==> flow/design.v <==
`timescale 1ns / 1ps
module Baud_Rate_Generator(
    input clk,
    input reset,
    output reg tx_clk,
    output reg rx_clk
    );
    reg [12:0] Counter_tx;
    reg [8:0] Counter_rx;
    always@(posedge clk)
    begin
        if(reset)
        begin
            Counter_tx <= 0;
            tx_clk <= 0;
        end
        else
        begin
            if(Counter_tx == 13'd5208)
            begin
                Counter_tx <= 0;
                tx_clk <= 1;
            end
            else
            begin
                Counter_tx <= Counter_tx + 1;
                tx_clk <= 0;
            end
        end
    end
    always@(posedge clk)
    begin
        if(reset)
        begin
            Counter_rx <= 0;
            rx_clk <= 0;
        end
        else
        begin
            if(Counter_rx == 9'd324)
            begin
                Counter_rx <= 0;
                rx_clk <= 1;
            end
            else
            begin
                Counter_rx <= Counter_rx + 1;
                rx_clk <= 0;
            end
        end
    end
endmodule
`timescale 1ns / 1ps
module synchronizer #(parameter width = 5)(
    input [width-1:0] data_in,
    input clk,
    input ce,
    input reset,
    output reg [width-1:0] data_out
    );
    reg [width-1:0] sync0;
    always@(posedge clk)
    begin
        if(reset)
        begin
            sync0 <= 0;
            data_out <= 0;
        end
        else if(ce)
        begin
            sync0 <= data_in;
            data_out <= sync0;
        end
    end
endmodule
`timescale 1ns / 1ps
module FIFO_wptr #(parameter FIFO_addr = 5)(
    input [FIFO_addr-1:0] rd_ptr_gr_syn,
    input clk,
    input wr_ce,
    input wr_en,
    input wr_reset,
    output wire [FIFO_addr-1:0] wr_ptr_gr,
    output reg [FIFO_addr-1:0] wr_ptr,
    output wire full,
    output reg wr_full
    );
    wire [FIFO_addr-1:0] rd_ptr;
    always@(posedge clk or posedge wr_reset)
    begin
        if(wr_reset)
        begin
            wr_ptr <= 0;
        end
        else if(wr_ce)
        begin
            if(wr_en && !full)
            begin
                wr_ptr <= wr_ptr + 1;
            end
        end
    end
    always@(posedge clk or posedge wr_reset)
    begin
        if(wr_reset)
        begin
            wr_full <= 0;
        end
        else if(wr_ce)
        begin
            wr_full <= full; 
        end
    end
    assign wr_ptr_gr = wr_ptr ^ (wr_ptr >> 1); 
    assign rd_ptr[FIFO_addr-1] = rd_ptr_gr_syn[FIFO_addr-1];
    genvar i;
    generate
        for(i=0;i<FIFO_addr-1;i=i+1)
        begin : g2b
            assign rd_ptr[i] = rd_ptr[i+1] ^ rd_ptr_gr_syn[i];
        end
    endgenerate
    assign full =   (wr_ptr[FIFO_addr-2:0] == rd_ptr[FIFO_addr-2:0]) &&
                    (wr_ptr[FIFO_addr-1]!=rd_ptr[FIFO_addr-1]);
endmodule
`timescale 1ns / 1ps
module FIFO_rptr #(parameter FIFO_addr = 5)(
    input [FIFO_addr-1:0] wr_ptr_gr_syn,
    input clk,
    input rd_ce,
    input rd_en,
    input rd_reset,
    output wire [FIFO_addr-1:0] rd_ptr_gr,
    output reg [FIFO_addr-1:0] rd_ptr,
    output wire rd_empty
    );
    reg empty;
    wire [FIFO_addr-1:0] wr_ptr;
    always@(posedge clk or posedge rd_reset)
    begin
        if(rd_reset)
        begin
            rd_ptr <= 0;
        end
        else if(rd_ce)
        begin
            if(rd_en && !rd_empty)
            begin
                rd_ptr <= rd_ptr + 1;
            end
        end
    end
    always@(posedge clk or posedge rd_reset)
    begin
        if(rd_reset)
        begin
            empty <= 0;
        end
        else if(rd_ce)
        begin
            empty <= rd_empty; 
        end
    end
    assign rd_ptr_gr = rd_ptr ^ (rd_ptr >> 1); 
    assign wr_ptr[FIFO_addr-1] = wr_ptr_gr_syn[FIFO_addr-1];
    genvar i;
    generate
        for(i=0;i<FIFO_addr-1;i=i+1)
        begin : g2b
            assign wr_ptr[i] = wr_ptr[i+1] ^ wr_ptr_gr_syn[i];
        end
    endgenerate
    assign rd_empty = (wr_ptr == rd_ptr) ? 1'b1 : 1'b0;
endmodule
`timescale 1ns / 1ps
module FIFO_mem #(parameter FIFO_Width = 8, parameter FIFO_Depth = 16,
            parameter FIFO_addr = 5)(
    input clk,
    input wr_ce,
    input wr_en,
    input wr_full,
    input wr_reset,
    input [FIFO_Width-1:0] wr_data,
    input [FIFO_addr-1:0] wr_ptr,
    input rd_ce,
    input rd_en,
    input rd_reset,
    input [FIFO_addr-1:0] rd_ptr,
    output reg [FIFO_Width-1:0] rd_data
    );
    wire wr_en_s;
    reg [FIFO_Width-1:0] mem [0:FIFO_Depth-1];
    integer i;
    assign wr_en_s = wr_en & ~wr_full;
    always@(posedge clk or posedge wr_reset)
    begin
        if(wr_reset)
        begin
            for(i=0;i<FIFO_Depth;i=i+1)
            begin
                mem[i] <= 0;
            end
        end
        else if(wr_ce)
        begin
            if(wr_en_s)
            begin
                mem[wr_ptr[FIFO_addr-2:0]] <= wr_data;
            end
        end
    end
    always@(posedge clk or posedge rd_reset)
    begin
        if(rd_reset)
        begin
            rd_data <= 0;
        end
        else if(rd_ce)
        begin
            if(rd_en)
            begin
                rd_data <= mem[rd_ptr[FIFO_addr-2:0]];
            end
        end
    end
endmodule
`timescale 1ns / 1ps
module FIFO #(  parameter FIFO_WIDTH = 8,
                parameter FIFO_DEPTH = 16,
                parameter FIFO_addr = 5)
    (
    input clk,
    input wr_ce,rd_ce,
    input wr_reset,rd_reset,
    input wr_en,rd_en,
    input [FIFO_WIDTH-1 : 0] data_in,
    output wire full,empty,
    output wire [FIFO_WIDTH-1:0] data_out
    );
    wire [FIFO_addr-1:0] wr_ptr_gr,wr_ptr,rd_ptr_gr,rd_ptr,wr_ptr_gr_syn,rd_ptr_gr_syn;
    wire full_now;
    FIFO_wptr F0 (  .rd_ptr_gr_syn(rd_ptr_gr_syn), .clk(clk), .wr_ce(wr_ce),
                    .wr_en(wr_en), .wr_reset(wr_reset),
                    .wr_ptr_gr(wr_ptr_gr), .wr_ptr(wr_ptr),
                    .full(full_now), .wr_full(full));
    synchronizer F1 (.data_in(wr_ptr_gr), .clk(clk), .ce(rd_ce), .reset(rd_reset),
                        .data_out(wr_ptr_gr_syn));
    FIFO_rptr F2 (  .wr_ptr_gr_syn(wr_ptr_gr_syn), .clk(clk), .rd_ce(rd_ce),
                    .rd_en(rd_en), .rd_reset(rd_reset),
                    .rd_ptr_gr(rd_ptr_gr), .rd_ptr(rd_ptr),
                    .rd_empty(empty));
    synchronizer F3 (.data_in(rd_ptr_gr), .clk(clk), .ce(wr_ce), .reset(wr_reset),
                        .data_out(rd_ptr_gr_syn));
    FIFO_mem F4 (   .clk(clk), .wr_ce(wr_ce), .rd_ce(rd_ce),
                    .wr_reset(wr_reset), .rd_reset(rd_reset),
                    .wr_en(wr_en), .rd_en(rd_en), .wr_full(full_now),
                    .wr_ptr(wr_ptr), .rd_ptr(rd_ptr),
                    .wr_data(data_in), .rd_data(data_out));
endmodule
`timescale 1ns / 1ps
module UART_TX #(   parameter Width = 8,
                    parameter Depth = 16,
                    parameter Addr = 5)(
    input clk,
    input tx_ce,
    input reset,
    input tx_start,
    input [7:0] tx_data,
    output tx_busy,
    output reg tx_serial
    );
    localparam  IDLE = 3'b000,
                START = 3'b001,
                DATA = 3'b010,
  				PARITY = 3'b011,
                STOP = 3'b100;
    reg [2:0] state, next_state;
    reg [2:0] count;
    reg [7:0] data_reg;
  	wire parity_bit;
    always@(posedge clk or posedge reset)
    begin
        if(reset)
        begin
            state <= IDLE;
        end
        else if(tx_ce)
        begin
            state <= next_state;
        end
    end
    always@(*)
    begin
        case(state)
            IDLE:   next_state = tx_start ? START : IDLE;
            START:  next_state = DATA;
          	DATA:   next_state = (count == 7) ? PARITY : DATA;
          	PARITY:	next_state = STOP;
            STOP:   next_state = IDLE;
            default:next_state = IDLE;
        endcase
    end
    always@(posedge clk or posedge reset)
    begin
        if(reset)
        begin
            count <= 0;
            data_reg <= 0;
        end
        else if(tx_ce)
        begin
            case(state)
                IDLE:   begin
                            count <= 0;
                            data_reg <= 0;
                        end
                START:  begin
                            count <= 0;
                            data_reg <= tx_data;
                        end
                DATA:   begin
                            count <= count + 1'b1;
                        end
                STOP:   begin
                            count <= 0;
                        end
                default:count <= 0;
            endcase
        end
    end
    always@(posedge clk or posedge reset)
    begin
        if(reset)
        begin
            tx_serial <= 1;
        end
        else if(tx_ce)
        begin
            case(state)
                IDLE:   begin
                            tx_serial <= 1'b1;
                        end
                START:  begin
                            tx_serial <= 1'b0; 
                        end
                DATA:   begin
                            tx_serial <= data_reg[count]; 
                        end
              	PARITY:	begin
                  			tx_serial <= parity_bit; 
                		end
                STOP:   begin
                            tx_serial <= 1'b1; 
                        end
                default:tx_serial <= 1'b1;
            endcase
        end
    end
    assign parity_bit = ^data_reg; 
    assign tx_busy = (state != IDLE);
endmodule
`timescale 1ns / 1ps
module UART_RX #(   parameter Width = 8,
                    parameter Depth = 16,
                    parameter Addr = 5)(
    input clk,
    input rx_ce,
    input reset,
    input rx_serial,
    output rx_busy,
    output [7:0] rx_data,
    output reg rx_done
    );
    localparam  IDLE = 3'b000,
                START = 3'b001,
                DATA = 3'b010,
                HOLD1 = 3'b011,
                HOLD2 = 3'b100,
  				PARITY = 3'b101,
                STOP = 3'b110;
    reg [2:0] state, next_state;
    reg [2:0] count;
    reg [7:0] data_reg;
    reg [7:0] sample_cnt;
  	wire parity_bit;
    always@(posedge clk or posedge reset)
    begin
        if(reset)
        begin
            state <= IDLE;
        end
        else if(rx_ce)
        begin
            state <= next_state;
        end
    end
    always@(*)
    begin
        case(state)
            IDLE:   next_state = rx_serial ? IDLE : START;
            START:  next_state = (sample_cnt == 16) ? DATA : START;
          	DATA:   next_state = ((count == 7) && (sample_cnt == 16)) ? PARITY : DATA;
          	PARITY:	next_state = (sample_cnt == 16) ? ((parity_bit != rx_serial) ? IDLE : STOP) : PARITY;  
            STOP:   next_state = (sample_cnt == 16) ? (rx_serial ? IDLE : STOP) : STOP;
            default:next_state = IDLE;
        endcase
    end
    always@(posedge clk or posedge reset)
    begin
        if(reset)
        begin
            data_reg <= 8'd0;
            rx_done <= 1'b0;
            count <= 0;
        end
        else if(rx_ce)
        begin
            rx_done <= 0;
            if((state == DATA || state == START) && sample_cnt == 16)
            begin
                count <= count + 1;
                data_reg <= {rx_serial,data_reg[7:1]};
            end
            else if((state == STOP) && sample_cnt == 16)
            begin
                if(rx_serial)  
                begin
                    rx_done <= 1'b1;  
                end
                else
                begin
                    rx_done <= 1'b0;
                end
            end
        end
    end
    always@(posedge clk or posedge reset)
    begin
        if(reset)
        begin
            sample_cnt <= 0;
        end
        else if(rx_ce)
        begin
            if(sample_cnt == 16)
            begin
                sample_cnt <= 0;
            end
            else if(state == IDLE)
                sample_cnt <= 0;
            else
            begin
                sample_cnt <= sample_cnt + 1;
            end
        end
    end
    assign parity_bit = ^data_reg; 
    assign rx_busy = (state != IDLE);
	assign rx_data = data_reg;
endmodule
`timescale 1ns / 1ps
module UART_FIFO(
    input clk,
    input reset,
    input [7:0] data_in,
    input data_valid,
    output [7:0] data_out
    );
    wire tx_clk, rx_clk;
    wire tx_fifo_full, tx_fifo_empty;
    wire rx_fifo_full, rx_fifo_empty;
    wire tx_busy,rx_busy; 
    wire rx_done;
    wire [7:0] tx_fifo_data_out;
    wire [7:0] rx_data;
    wire serial_data;
    reg tx_start;
    wire tx_fifo_wr_en;
    reg tx_fifo_rd_en;
    reg rx_fifo_wr_en;
    wire rx_fifo_rd_en;
    assign tx_fifo_wr_en = data_valid;
    assign rx_fifo_rd_en = ~rx_fifo_empty;
    always@(posedge clk or posedge reset)
    begin
        if(reset)
        begin
            tx_start <= 0;
            tx_fifo_rd_en <= 0;
        end
        else if(tx_clk)
        begin
            if((tx_fifo_empty==0)&&(tx_busy==0)&&(tx_start==0))
            begin
                tx_start <= 1'b1;
                tx_fifo_rd_en <= 1'b1;
            end
            else
            begin
                tx_start <= 1'b0;
                tx_fifo_rd_en <= 1'b0;
            end
        end
    end
    always@(posedge clk or posedge reset)
    begin
        if(reset)
        begin
            rx_fifo_wr_en <= 0;
        end
        else if(rx_clk)
        begin
            rx_fifo_wr_en <= ~rx_fifo_full & rx_done;
        end
    end
    Baud_Rate_Generator m0 (.clk(clk), .reset(reset),
                .tx_clk(tx_clk), .rx_clk(rx_clk));
    UART_TX m1 (.clk(clk), .tx_ce(tx_clk), .reset(reset),
                .tx_start(tx_start), .tx_data(tx_fifo_data_out),
                .tx_busy(tx_busy), .tx_serial(serial_data));
    FIFO m2 (.clk(clk), .wr_ce(1'b1), .rd_ce(tx_clk),  
                .wr_reset(reset), .rd_reset(reset),
                .wr_en(tx_fifo_wr_en), .rd_en(tx_fifo_rd_en),
                .data_in(data_in),
                .full(tx_fifo_full), .empty(tx_fifo_empty),
                .data_out(tx_fifo_data_out));
    UART_RX m3 (.clk(clk), .rx_ce(rx_clk), .reset(reset),
                .rx_serial(serial_data),
                .rx_busy(rx_busy), .rx_data(rx_data),
                .rx_done(rx_done));
    FIFO m4 (.clk(clk), .wr_ce(rx_clk), .rd_ce(1'b1),  
                .wr_reset(reset), .rd_reset(reset),
                .wr_en(rx_fifo_wr_en), .rd_en(rx_fifo_rd_en),
                .data_in(rx_data),
                .full(rx_fifo_full), .empty(rx_fifo_empty),
                .data_out(data_out));
endmodule
==> Reports on UART_FIFO <==
What the tools print for UART_FIFO, step after step.
Lines are those of the file above, counted from 1.
Library cell names are shortened.
{ "design": {"top_module": "UART_FIFO", "clock_port": "clk", "library": "sky130hd", "corner": "tt_025C_1v80"} }

==> After elaboration <==
Yosys after proc, flatten, opt, wreduce and memory -nomap, before mapping. Print and check cells are not counted. Equal cells are merged and count once.
{ "word_totals": {"wordCells": 272, "in_bits": 11, "regBits": 397, "out_inout_bits": 8} }
{ "classes": {"n_shift": 1, "n_logic": 30, "n_mux": 26, "reduce_logical": 65, "addsub": 9, "n_eq": 79} }
{ "op_table": {"columns": ["operator", "n"], "rows": [
  ["parallel mux 8 bit (select 16 bit)", 2],
  ["equality test 4 bit with constant B", 32],
  ["equality test 4 x 3 -> 1 bit with constant B", 16],
  ["AND reduction 3 bit", 16],
  ["AND reduction 2 bit", 21],
  ["equality test 4 x 2 -> 1 bit with constant B", 8],
  ["adder 5 x 1 -> 5 bit with constant B", 4],
  ["XOR 5 x 4 -> 5 bit", 4],
  ["2-to-1 mux 3 bit", 6],
  ["XOR 1 bit", 16],
  ["equality test 4 x 1 -> 1 bit with constant B", 4],
  ["zero test 4 bit", 4],
  ["parity 8 bit", 2],
  ["parallel mux 8 bit (select 2 bit)", 1],
  ["2-to-1 mux 8 bit", 2],
  ["parallel mux 3 bit (select 5 bit)", 1],
  ["adder 13 x 1 -> 13 bit with constant B", 1],
  ["equality test 13 bit with constant B", 1],
  ["equality test 3 bit with constant B", 4],
  ["parallel mux 3 bit (select 4 bit)", 1],
  ["logical AND 1 bit", 11],
  ["2-to-1 mux 1 bit", 11],
  ["equality test 5 bit", 2],
  ["equality test 3 x 2 -> 1 bit with constant B", 3],
  ["adder 9 x 1 -> 9 bit with constant B", 1],
  ["equality test 9 bit with constant B", 1],
  ["equality test 4 bit", 2],
  ["adder 8 x 1 -> 8 bit with constant B", 1]
]} }
Not listed: further kinds 15, cells in them 32.

==> Longest topological paths <==
Yosys ltp: most cells in a row. Word level: on the elaborated netlist, between registers, memories and ports. Mapped: between sequential cells and ports; inverters and the memories' decode and read muxes count.
{ "logic_depth": {"depth_word": 10, "abc_area": 0, "ltp_mapped": 9, "depth_no_buf": 7} }

==> After synthesis <==
Yosys stat after the flow's synthesis: flattened, memories mapped to cells. It holds for the ABC_AREA given above (unset counts as 0); a run with the other value may have another netlist.
{ "types": {"columns": ["cell", "n", "area_total_um2"], "rows": [
  ["dfrtp_1", 333, 8.33E+03],
  ["mux2_2", 272, 3.06E+03],
  ["dfxtp_1", 64, 1.28E+03],
  ["ha_1", 46, 575.552],
  ["xnor2_1", 48, 420.403],
  ["mux2i_1", 34, 340.326],
  ["a22o_1", 36, 315.302],
  ["a22oi_1", 42, 315.302],
  ["nand2_1", 75, 281.52],
  ["a222oi_1", 26, 260.25],
  ["nor2_1", 69, 258.998],
  ["clkbuf_1", 63, 236.477],
  ["a21oi_2", 24, 210.202],
  ["nand3_1", 41, 205.197],
  ["xor2_1", 22, 192.685],
  ["inv_1", 47, 176.419],
  ["nor2b_1", 27, 168.912],
  ["o21ai_0", 32, 160.154]
]} }
Not listed: further types 56, cells in them 213.
{ "synth_totals": {"mapped_cells": 1514, "area_um2": 18502.7, "sequential_area_um2": 9666.8, "flip_flops": 399, "buffers": 86} }
The figures by module come from a second, unflattened synthesis with its own total; it is not the netlist above.
{ "unflattened": {"cells_unflattened": 1614, "area_unflattened_um2": 18982.0} }
Rows give one instance, submodules left out.
{ "modules": {"columns": ["module", "cells", "seq_area_um2", "n_inst", "mod_area_um2"], "rows": [
  ["FIFO_mem", 489, 3403.3, 2, 6261.0],
  ["synchronizer", 32, 200.2, 4, 352.8],
  ["UART_RX", 111, 575.6, 1, 1262.5],
  ["Baud_Rate_Generator", 117, 480.5, 1, 1074.8],
  ["FIFO_wptr", 46, 150.1, 2, 466.7],
  ["FIFO_rptr", 45, 125.1, 2, 427.9],
  ["UART_TX", 87, 376.6, 1, 828.3],
  ["UART_FIFO", 11, 50.0, 1, 93.8],
  ["FIFO", 0, 0.0, 2, 0.0]
]} }

==> Timing after synthesis <==
OpenSTA on the mapped netlist: ideal clock, no wires. The path of least setup slack (recovery checks aside). Input and output delay are each 20% of the period. Register names are those of the netlist, which keeps one name where synthesis merged equal registers.
{ "synth_timing": {"path_kind": "input port to flip-flop", "start": "input reset", "end": "register m0.Counter_tx[10]", "driving_pins": 4, "period_ns": 20.0, "t_arrival_ns": 11.965, "n_path_buf": 1, "input_delay_ns": 4.000, "setup_ns": 0.065, "delay_ns": 8.030, "setup_slack_ns": 7.970, "required_time_ns": 19.935, "t_first_pin_ns": 4.000, "synth_period_reached_ns": 12.03} }
"delay_ns" = arrival - input delay + setup time.
"driving_pins" counts driving pins, that of a launching flip-flop among them; a cell with two outputs on the path counts twice.
"synth_period_reached_ns" = period - worst setup slack (recovery checks aside). The figure is calculated, with input and output delays left at 20% of the set period.
The rows between start and end are the longest chain of elaborated cells between them; the timing report does not say that the signal goes this way. Where chains are equally long, one stands for them.
Each line given opens the expression or statement behind the cell; cells for indexed reads and writes are added by Yosys, which also makes memories of some case tables.
At most two assigning lines are given for a register; there are more.
{ "synth_via": {"path_cell_list": "inv_1 -> nand2_1 -> clkbuf_1 -> nor2_1", "elab_chain_cells": 1, "cone_cells": 1, "cone_lines": 0, "classes_between": "reduce/logical (1)"} }
{ "synth_rtl": {"columns": ["element", "line", "source"], "rows": [
  ["start, declared", 464, "input reset,"],
  ["OR reduction 2 bit", null, null],
  ["end, assigned", 14, "Counter_tx <= 0;"],
  ["end, assigned", 26, "Counter_tx <= Counter_tx + 1;"],
  ["end, declared", 8, "reg [12:0] Counter_tx;"]
]} }

==> Worst path after layout <==
From the final timing report of record 2: the path of least setup slack in the routed layout; clock arrival at registers is part of the times.
{ "layout_timing": {"path_kind": "flip-flop to flip-flop", "start": "register m4.F2.rd_ptr[3]", "end": "register m4.F4.rd_data[2]", "setup_ns": 0.12, "t_first_pin_ns": 0.57, "setup_slack_ns": 2.63, "driving_pins": 8, "n_path_buf": 1, "period_ns": 5.33, "required_time_ns": 5.78, "t_arrival_ns": 3.16} }
The rows between start and end are the longest chain of elaborated cells between them; the timing report does not say that the signal goes this way. Where chains are equally long, one stands for them.
{ "layout_via": {"path_cell_list": "dfrtp_1 -> inv_1 -> ha_1 -> or4_1 -> o41ai_1 -> buf_4 -> a211o_1 -> mux2_1", "elab_chain_cells": 2, "cone_cells": 19, "cone_lines": 2, "classes_between": "eq/ne (16); mux (2); reduce/logical (1)"} }
{ "layout_rtl": {"columns": ["element", "line", "source"], "rows": [
  ["start, declared", 134, "output reg [FIFO_addr-1:0] rd_ptr,"],
  ["start, assigned", 143, "rd_ptr <= 0;"],
  ["start, assigned", 149, "rd_ptr <= rd_ptr + 1;"],
  ["equality test 4 bit", 222, "rd_data <= mem[rd_ptr[FIFO_addr-2:0]];"],
  ["parallel mux 8 bit (select 16 bit)", 222, null],
  ["end, assigned", 216, "rd_data <= 0;"],
  ["end, assigned", 222, null],
  ["end, declared", 189, "output reg [FIFO_Width-1:0] rd_data"]
]} }

==> runs of UART_FIFO <==
Module UART_FIFO, platform sky130hd: 3 stored runs of the flow (Yosys, OpenROAD) with differing settings, in no particular order. Input and output delays are each 20% of the period that was set; the output load is 0.01 pF.
"achieved_period_ns" is the run's clock period less its worst setup slack. It is reckoned from that one timing run; input and output delays stay at 20% of the period that was set.
"critical_path_time_ns" is the time allowed to the run's worst setup path (the clock period less input and output delay, where it has them) less its slack. Clock arrival times count: a late capture clock shortens it, a late launch clock lengthens it.
"final_power_uw" rests on the timing tool's default activity at the inputs, not on a simulated workload.

Record 1
==> flow/run.sh <==
#!/bin/bash
# the make line also repeats the synthesis and layout settings of config.mk as NAME=value (left out here)
make -C /OpenROAD-flow-scripts/flow DESIGN_CONFIG=/design/flow/config.mk WORK_HOME=/design/flow/orfs CLKGATE_MAP_FILE= finish
==> flow/config.mk <==
export PLATFORM = sky130hd
export DESIGN_NAME = UART_FIFO
export DESIGN_NICKNAME = UART_FIFO
export VERILOG_FILES = /design/flow/design.v
export SDC_FILE = /design/flow/constraint.sdc
export NUM_CORES = 4
export LEC_CHECK = 0
export CAP_MARGIN = 20
export CELL_PAD_IN_SITES_DETAIL_PLACEMENT = 1
export CELL_PAD_IN_SITES_GLOBAL_PLACEMENT = 1
export CORE_MARGIN = 2
export CORE_UTILIZATION = 69
export CTS_CLUSTER_SIZE = 55
export GPL_ROUTABILITY_DRIVEN = 0
export MIN_ROUTING_LAYER = met1
export PLACE_DENSITY_LB_ADDON = 0.06
export SETUP_SLACK_MARGIN = 1.79
export SLEW_MARGIN = 20
export TNS_END_PERCENT = 90
==> flow/constraint.sdc <==
create_clock -name core_clock -period 6.11 [get_ports {clk}]
set_input_delay 1.2220 -clock core_clock [delete_from_list [all_inputs] [get_ports {clk}]]
set_output_delay 1.2220 -clock core_clock [all_outputs]
set_load 0.01 [all_outputs]

==> results of record 1, as JSON <==
{
  "outcome": "incomplete, clock tree synthesis halted on DPL-0033"
}

Record 2
==> flow/run.sh <==
#!/bin/bash
# the make line also repeats the synthesis and layout settings of config.mk as NAME=value (left out here)
make -C /OpenROAD-flow-scripts/flow DESIGN_CONFIG=/design/flow/config.mk WORK_HOME=/design/flow/orfs CLKGATE_MAP_FILE= finish
==> flow/config.mk <==
export PLATFORM = sky130hd
export DESIGN_NAME = UART_FIFO
export DESIGN_NICKNAME = UART_FIFO
export VERILOG_FILES = /design/flow/design.v
export SDC_FILE = /design/flow/constraint.sdc
export NUM_CORES = 4
export LEC_CHECK = 0
export CAP_MARGIN = 25
export CORE_MARGIN = 2
export CORE_UTILIZATION = 40
export CTS_CLUSTER_SIZE = 11
export SLEW_MARGIN = 15
==> flow/constraint.sdc <==
create_clock -name core_clock -period 5.33 [get_ports {clk}]
set_input_delay 1.0660 -clock core_clock [delete_from_list [all_inputs] [get_ports {clk}]]
set_output_delay 1.0660 -clock core_clock [all_outputs]
set_load 0.01 [all_outputs]

==> results of record 2, as JSON <==
{
  "achieved_period_ns": 2.705,
  "tns_setup_ns": 0.000,
  "synthArea_um2": 18502.7,
  "finalCellArea_um2": 20622.3,
  "fin_hold_ws_ns": 0.437,
  "die_area_um2": 47993.9,
  "critical_path_time_ns": 2.70,
  "worstPathKind": "flip-flop to flip-flop",
  "finalUtil_pct": 45.3,
  "final_power_uw": 8428,
  "worstSetupSlack_ns": 2.625
}

Record 3
==> flow/run.sh <==
#!/bin/bash
# the make line also repeats the synthesis and layout settings of config.mk as NAME=value (left out here)
make -C /OpenROAD-flow-scripts/flow DESIGN_CONFIG=/design/flow/config.mk WORK_HOME=/design/flow/orfs CLKGATE_MAP_FILE= finish
==> flow/config.mk <==
export PLATFORM = sky130hd
export DESIGN_NAME = UART_FIFO
export DESIGN_NICKNAME = UART_FIFO
export VERILOG_FILES = /design/flow/design.v
export SDC_FILE = /design/flow/constraint.sdc
export NUM_CORES = 4
export LEC_CHECK = 0
export ABC_AREA = 1
export CAP_MARGIN = 20
export CELL_PAD_IN_SITES_DETAIL_PLACEMENT = 1
export CORE_ASPECT_RATIO = 0.81
export CORE_MARGIN = 2
export CORE_UTILIZATION = 30
export CTS_CLUSTER_DIAMETER = 253
export SETUP_SLACK_MARGIN = 1.25
export SLEW_MARGIN = 20
export TNS_END_PERCENT = 35
==> flow/constraint.sdc <==
create_clock -name core_clock -period 4.49 [get_ports {clk}]
set_input_delay 0.8980 -clock core_clock [delete_from_list [all_inputs] [get_ports {clk}]]
set_output_delay 0.8980 -clock core_clock [all_outputs]
set_load 0.01 [all_outputs]

==> results of record 3, as JSON <==
{
  "achieved_period_ns": 2.796,
  "tns_setup_ns": 0.000,
  "synthArea_um2": 19673.9,
  "finalCellArea_um2": 21939.8,
  "fin_hold_ws_ns": 0.405,
  "die_area_um2": 67655.4,
  "critical_path_time_ns": 2.80,
  "worstPathKind": "flip-flop to flip-flop",
  "finalUtil_pct": 33.8,
  "final_power_uw": 9808,
  "worstSetupSlack_ns": 1.694
}
